==> flow/design.v <==
`timescale 1ns / 1ps
module synch_fifo #(
    parameter   FIFO_WIDTH = 32,                       
    parameter   FIFO_DEPTH = 16,                       
    parameter   FIFO_PTR = 4                           
) (
    input       clk,                                   
    input       rst_n,                                 
    input       fifo_wren,                             
    input       fifo_rden,                             
    input       [FIFO_WIDTH-1:0] fifo_wrdata,          
    output reg  [FIFO_WIDTH-1:0] fifo_rddata,          
    output      fifo_full,                             
    output      fifo_empty,                            
    output      [FIFO_PTR:0] fifo_room_avail,          
    output      [FIFO_PTR:0] fifo_data_avail           
);
reg [FIFO_WIDTH-1:0] mem [0:FIFO_DEPTH-1];       
reg [FIFO_PTR-1:0] wr_ptr, rd_ptr;               
reg [FIFO_PTR:0] count;                          
assign fifo_data_avail = count;
assign fifo_full = (count == FIFO_DEPTH - 1);        
assign fifo_empty = (count == 0);                
assign fifo_room_avail = FIFO_DEPTH - count;
always @(posedge clk or negedge rst_n) begin
    if (!rst_n) begin
        wr_ptr <= 0;
        rd_ptr <= 0;
        count <= 0;
    end else begin
        if (fifo_wren && !fifo_full && !fifo_rden) begin
            mem[wr_ptr] <= fifo_wrdata;
            wr_ptr <= (wr_ptr + 1) % FIFO_DEPTH;
            count <= count + 1;
        end
        if (fifo_rden && !fifo_wren && !fifo_empty) begin
            fifo_rddata <= mem[rd_ptr];
            rd_ptr <= (rd_ptr + 1) % FIFO_DEPTH;
            count <= count - 1;
        end
        if (fifo_wren && fifo_rden && !fifo_full) begin
            if (fifo_empty)
                fifo_rddata <= fifo_wrdata;
            else begin
                mem[wr_ptr] <= fifo_wrdata;
                fifo_rddata <= mem[rd_ptr];
                wr_ptr <= wr_ptr + 1;
                rd_ptr <= rd_ptr + 1;
            end
        end
    end
end
endmodule
Ticket comment

Reports on synch_fifo

Module synch_fifo before and after one edit of its RTL, step after step.
Lines under "before" count in the file above, lines under "after" in the edited file.
"change": "after" minus "before" as printed here. "relative change": 100 x difference / "before".
Library cell names are shortened.
A cell with -- has no value.

Top: synch_fifo
Clock input: clk
Cell library: sky130hd
Timing corner: tt_025C_1v80

Diff

Unified diff, file above to edited file.
The edited RTL no longer does the same as the RTL above: the edit was made by script, with no optimisation intended.

```diff
@@ -2,5 +2,5 @@
 module synch_fifo #(
     parameter   FIFO_WIDTH = 32,                       
-    parameter   FIFO_DEPTH = 16,                       
+    parameter   FIFO_DEPTH = 8,                       
     parameter   FIFO_PTR = 4                           
 ) (
```

Word level

Counts by Yosys on the flattened word-level netlist (proc, flatten, opt, wreduce). Print and check cells are left out. Cells with the same type and inputs are merged into one.

Storage and ports:

| what                        | before | after | change | relative change (%) |
| cells after elaboration     | 164    | 100   | -64    | -39.02 |
| flip-flop bits (word level) | 557    | 301   | -256   | -45.96 |
| bits of input ports         | 36     | 36    | 0      | 0.00 |
| output and inout bits       | 44     | 44    | 0      | 0.00 |

Cells by class:

| what                  | before | after | change | relative change (%) |
| add/sub/neg operators | 5      | 5     | 0      | 0.00 |
| equal/unequal tests   | 31     | 15    | -16    | -51.61 |
| muxes and demuxes     | 92     | 52    | -40    | -43.48 |
| reduce/logical cells  | 16     | 16    | 0      | 0.00 |

Operator list:

| cell                                      | before | after | change | relative change (%) |
| two-way mux 32 bit                        | 83     | 43    | -40    | -48.19 |
| == test 4 bit with constant B             | 16     | 0     | -16    | -100.00 |
| == test 4 x 3 -> 1 bit with constant B    | 8      | 0     | -8     | -100.00 |
| == test 3 bit with constant B             | 0      | 8     | +8     | -- |
| == test 4 x 2 -> 1 bit with constant B    | 4      | 0     | -4     | -100.00 |
| == test 3 x 2 -> 1 bit with constant B    | 0      | 4     | +4     | -- |
| == test 4 x 1 -> 1 bit with constant B    | 2      | 0     | -2     | -100.00 |
| zero test 4 bit                           | 2      | 0     | -2     | -100.00 |
| == test 3 x 1 -> 1 bit with constant B    | 0      | 2     | +2     | -- |
| zero test 3 bit                           | 0      | 2     | +2     | -- |
| == test 5 x 4 -> 1 bit with constant B    | 1      | 0     | -1     | -100.00 |
| parallel mux 32 bit (select 16 bit)       | 1      | 0     | -1     | -100.00 |
| subtractor 5 bit with constant A          | 1      | 0     | -1     | -100.00 |
| == test 5 x 3 -> 1 bit with constant B    | 0      | 1     | +1     | -- |
| parallel mux 32 bit (select 8 bit)        | 0      | 1     | +1     | -- |
| subtractor 4 x 5 -> 5 bit with constant A | 0      | 1     | +1     | -- |

Unchanged operator kinds not shown: 10.

Logic depth

Yosys ltp: most cells in a row. Word level: on the elaborated netlist, between registers, memories and ports. Mapped: between sequential cells and ports; inverters and the memories' decode and read muxes count.

Logic depth:

| what                          | before | after | change | relative change (%) |
| depth after elaboration       | 8      | 8     | 0      | 0.00 |
| ABC_AREA                      | 0      | 0     | --     | -- |
| depth in mapped cells         | 13     | 11    | -2     | -15.38 |
| gate-level depth less buffers | 11     | 10    | -1     | -9.09 |

Netlist

Source: synth_stat.txt of the flow (Yosys; design flattened, memories mapped). It holds for the ABC_AREA given above (unset counts as 0); a run with the other value may have another netlist.

Cell types:

| cell type | before | after | change | relative change (%) |
| mux2_2    | 488    | 187   | -301   | -61.68 |
| edfxtp_1  | 544    | 288   | -256   | -47.06 |
| mux2_4    | 0      | 90    | +90    | -- |
| buf_2     | 78     | 21    | -57    | -73.08 |
| mux2i_1   | 48     | 0     | -48    | -100.00 |
| o22ai_1   | 40     | 1     | -39    | -97.50 |
| a22oi_1   | 57     | 20    | -37    | -64.91 |
| a221oi_1  | 38     | 1     | -37    | -97.37 |
| nand3_1   | 40     | 4     | -36    | -90.00 |
| mux2_1    | 33     | 5     | -28    | -84.85 |
| o21ai_0   | 45     | 19    | -26    | -57.78 |
| clkbuf_1  | 50     | 30    | -20    | -40.00 |
| a222oi_1  | 18     | 38    | +20    | +111.11 |
| nand2_1   | 59     | 40    | -19    | -32.20 |
| a21oi_1   | 44     | 28    | -16    | -36.36 |
| a211oi_1  | 15     | 1     | -14    | -93.33 |
| o31ai_1   | 0      | 14    | +14    | -- |
| buf_6     | 23     | 11    | -12    | -52.17 |

Unchanged cell types not shown: 2.
The list need not be complete.

Synthesis totals:

| what                      | before   | after    | change    | relative change (%) |
| buffer cells              | 176      | 81       | -95       | -53.98 |
| chip area (Yosys) (sq um) | 28,091.9 | 15,152.0 | -12,939.9 | -46.06 |
| cells in the netlist      | 1,897    | 991      | -906      | -47.76 |
| mapped flip-flops         | 557      | 299      | -258      | -46.32 |

Worst setup path after synthesis

Source: OpenSTA report_checks on the synthesized netlist (no wires, ideal clock, input and output delay 20% of the period each), path of least setup slack; recovery checks are left aside. Register names are those of the netlist, which keeps one name where synthesis merged equal registers.

Path post-synthesis:

| what                          | before                  | after                   | change | relative change (%) |
| path kind                     | input to register       | input to register       | --     | -- |
| start                         | input fifo_wren         | input fifo_wren         | --     | -- |
| end                           | register fifo_rddata[0] | register fifo_rddata[0] | --     | -- |
| path delay (ns)               | 3.456                   | 1.611                   | -1.845 | -53.39 |
| stages on the path            | 3                       | 3                       | 0      | 0.00 |
| setup time (ns)               | 0.471                   | 0.391                   | -0.080 | -- |
| clock period (ns)             | 10.0                    | 10.0                    | 0.0    | 0.00 |
| data arrival time (ns)        | 4.985                   | 3.220                   | -1.765 | -35.41 |
| setup slack (ns)              | 4.545                   | 6.389                   | +1.844 | -- |
| synthesis period reached (ns) | 5.455                   | 3.611                   | -1.844 | -33.80 |

"path delay" = arrival - input delay + setup time.
"stages on the path": output pins that drive a net of the path, with the launching flip-flop's if there is one; two outputs of one cell count as two.
"synthesis period reached" = period - worst setup slack (recovery checks aside). The figure is calculated, with input and output delays left at 20% of the set period.
Between the ends stands the longest chain of elaborated cells between them, by number of cells; it is not shown to be the way that was timed. Of several equally long chains one is given.
A line is the first line of the expression or statement that the cell stems from. Yosys adds cells for indexed reads and writes and turns some case tables into memories.
At most two assigning lines are given for a register; there are more.
before: The path ends at the enable pin of a flip-flop; only ways to that pin are counted.

On the way, post-synthesis, before:
Path through: or3b_2 > clkbuf_1 > a21boi_0
Cells in the longest elaborated chain: 5
Elaborated cells between the ends (all ways): 7
Source lines of those cells: 2

Ends and longest elaborated chain, post-synthesis, before:

| what                           | RTL line | source |
| start, declared                | 9        | `input       fifo_wren,` |
| zero test 1 bit                | 36       | `if (fifo_rden && !fifo_wren && !fifo_empty) begin` |
| logical AND 1 bit (2 in a row) | 36       |  |
| nonzero test 2 bit             | --       |  |
| AND reduction 2 bit            | --       |  |
| end, assigned                  | 37       | `fifo_rddata <= mem[rd_ptr];` |
| end, assigned                  | 43       | `fifo_rddata <= fifo_wrdata;` |
| end, declared                  | 12       | `output reg  [FIFO_WIDTH-1:0] fifo_rddata,` |

after: The path ends at the enable pin of a flip-flop; only ways to that pin are counted.

On the way, post-synthesis, after:
Path through: nand2b_1 > nor2_1 > o21a_1
Cells in the longest elaborated chain: 5
Elaborated cells between the ends (all ways): 7
Source lines of those cells: 2

Ends and longest elaborated chain, post-synthesis, after:

| what                           | RTL line | source |
| start, declared                | 9        | `input       fifo_wren,` |
| zero test 1 bit                | 36       | `if (fifo_rden && !fifo_wren && !fifo_empty) begin` |
| logical AND 1 bit (2 in a row) | 36       |  |
| nonzero test 2 bit             | --       |  |
| AND reduction 2 bit            | --       |  |
| end, assigned                  | 37       | `fifo_rddata <= mem[rd_ptr];` |
| end, assigned                  | 43       | `fifo_rddata <= fifo_wrdata;` |
| end, declared                  | 12       | `output reg  [FIFO_WIDTH-1:0] fifo_rddata,` |

Path in the finished layout

From the final timing report of each run of set A: the path of least setup slack in the routed layout; clock arrival at registers is part of the times.

Path after layout:

| what                       | before                   | after              | change | relative change (%) |
| path kind                  | register to register     | register to output | --     | -- |
| start                      | register rd_ptr[0]       | register count[1]  | --     | -- |
| end                        | register fifo_rddata[19] | output fifo_empty  | --     | -- |
| clock period (ns)          | 4.95                     | 4.95               | 0.00   | 0.00 |
| setup time (ns)            | 0.30                     | --                 | --     | -- |
| external output delay (ns) | --                       | 0.99               | --     | -- |
| stages on the path         | 8                        | 6                  | -2     | -25.00 |
| data arrival time (ns)     | 4.04                     | 2.36               | -1.68  | -41.58 |
| setup slack (ns)           | 1.24                     | 1.60               | +0.36  | -- |

Between the ends stands the longest chain of elaborated cells between them, by number of cells; it is not shown to be the way that was timed. Of several equally long chains one is given.
At most two assigning lines are given for a register; there are more.

On the way, after layout, before:
Path through: dfrtp_1 > inv_1 > ha_4 > nand2_1 > o22ai_1 > a311o_1 > a2111oi_0 > o21ai_0
Cells in the longest elaborated chain: 4
Elaborated cells between the ends (all ways): 20

Ends and longest elaborated chain, after layout, before:

| what                                | RTL line | source |
| start, declared                     | 19       | `reg [FIFO_PTR-1:0] wr_ptr, rd_ptr;` |
| start, assigned                     | 38       | `rd_ptr <= (rd_ptr + 1) % FIFO_DEPTH;` |
| start, assigned                     | 48       | `rd_ptr <= rd_ptr + 1;` |
| == test 4 bit                       | 37       | `fifo_rddata <= mem[rd_ptr];` |
| parallel mux 32 bit (select 16 bit) | 37       |  |
| two-way mux 32 bit                  | 36       | `if (fifo_rden && !fifo_wren && !fifo_empty) begin` |
| two-way mux 32 bit                  | 41       | `if (fifo_wren && fifo_rden && !fifo_full) begin` |
| end, assigned                       | 37       |  |
| end, assigned                       | 43       | `fifo_rddata <= fifo_wrdata;` |
| end, declared                       | 12       | `output reg  [FIFO_WIDTH-1:0] fifo_rddata,` |

On the way, after layout, after:
Path through: dfrtp_1 > inv_1 > ha_1 > nor4b_2 > buf_4 > clkdlybuf4s50_1
Cells in the longest elaborated chain: 1
Elaborated cells between the ends (all ways): 1
Source lines of those cells: 1

Ends and longest elaborated chain, after layout, after:

| what            | RTL line | source |
| start, declared | 20       | `reg [FIFO_PTR:0] count;` |
| start, assigned | 34       | `count <= count + 1;` |
| start, assigned | 39       | `count <= count - 1;` |
| zero test 5 bit | 23       | `assign fifo_empty = (count == 0);` |
| end, declared   | 14       | `output      fifo_empty,` |

Flow runs

Both versions went through the flow (Yosys, OpenROAD) with the same settings in each pair. Constraints: input delay and output delay 20% of the set period each, output load 0.01 pF.

Flow settings, set A:
period_ns: 4.95
CAP_MARGIN: 20
CORE_MARGIN: 2
CORE_UTILIZATION: 40
SLEW_MARGIN: 20

Measured results, set A:

| what                                           | before   | after    | change    | relative change (%) |
| total power of the final layout (mW)           | 18.073   | 9.539    | -8.534    | -47.22 |
| Yosys chip area after synthesis (sq um)        | 28,091.9 | 15,152.0 | -12,939.9 | -46.06 |
| smallest setup slack (ns)                      | 1.237    | 1.599    | +0.362    | -- |
| utilization in the final report                | 0.456    | 0.465    | +0.009    | -- |
| standard-cell area of the final layout (sq um) | 31,788.0 | 17,428.0 | -14,360.0 | -45.17 |
| full die area (sq um)                          | 72,366.4 | 39,453.9 | -32,912.5 | -45.48 |
| clock period achieved (ns)                     | 3.713    | 3.351    | -0.362    | -9.75 |
| summed negative setup slack (ns)               | 0.000    | 0.000    | 0.000     | -- |

Flow settings, set B:
CAP_MARGIN: 10
CELL_PAD_IN_SITES_DETAIL_PLACEMENT: 1
CORE_MARGIN: 6
CORE_UTILIZATION: 47
CTS_CLUSTER_SIZE: 26
HOLD_SLACK_MARGIN: -0.1
MAX_ROUTING_LAYER: met5
PLACE_DENSITY_LB_ADDON: 0.01
SLEW_MARGIN: 35
period_ns: 6.06

Measured results, set B:

| what                                           | before   | after    | change    | relative change (%) |
| total power of the final layout (mW)           | 14.560   | 7.886    | -6.674    | -45.84 |
| Yosys chip area after synthesis (sq um)        | 28,091.9 | 15,152.0 | -12,939.9 | -46.06 |
| smallest setup slack (ns)                      | 2.175    | 2.411    | +0.236    | -- |
| utilization in the final report                | 0.533    | 0.546    | +0.013    | -- |
| standard-cell area of the final layout (sq um) | 31,470.2 | 17,286.6 | -14,183.6 | -45.07 |
| full die area (sq um)                          | 65,782.0 | 36,691.4 | -29,090.6 | -44.22 |
| clock period achieved (ns)                     | 3.885    | 3.649    | -0.236    | -6.07 |
| smallest hold slack (ns)                       | 0.562    | 0.571    | +0.009    | -- |
| summed negative setup slack (ns)               | 0.000    | 0.000    | 0.000     | -- |

"clock period achieved" is the run's clock period less its worst setup slack. It is reckoned from that one timing run; input and output delays stay at 20% of the period that was set.
"total power of the final layout" rests on the timing tool's default activity at the inputs, not on a simulated workload.
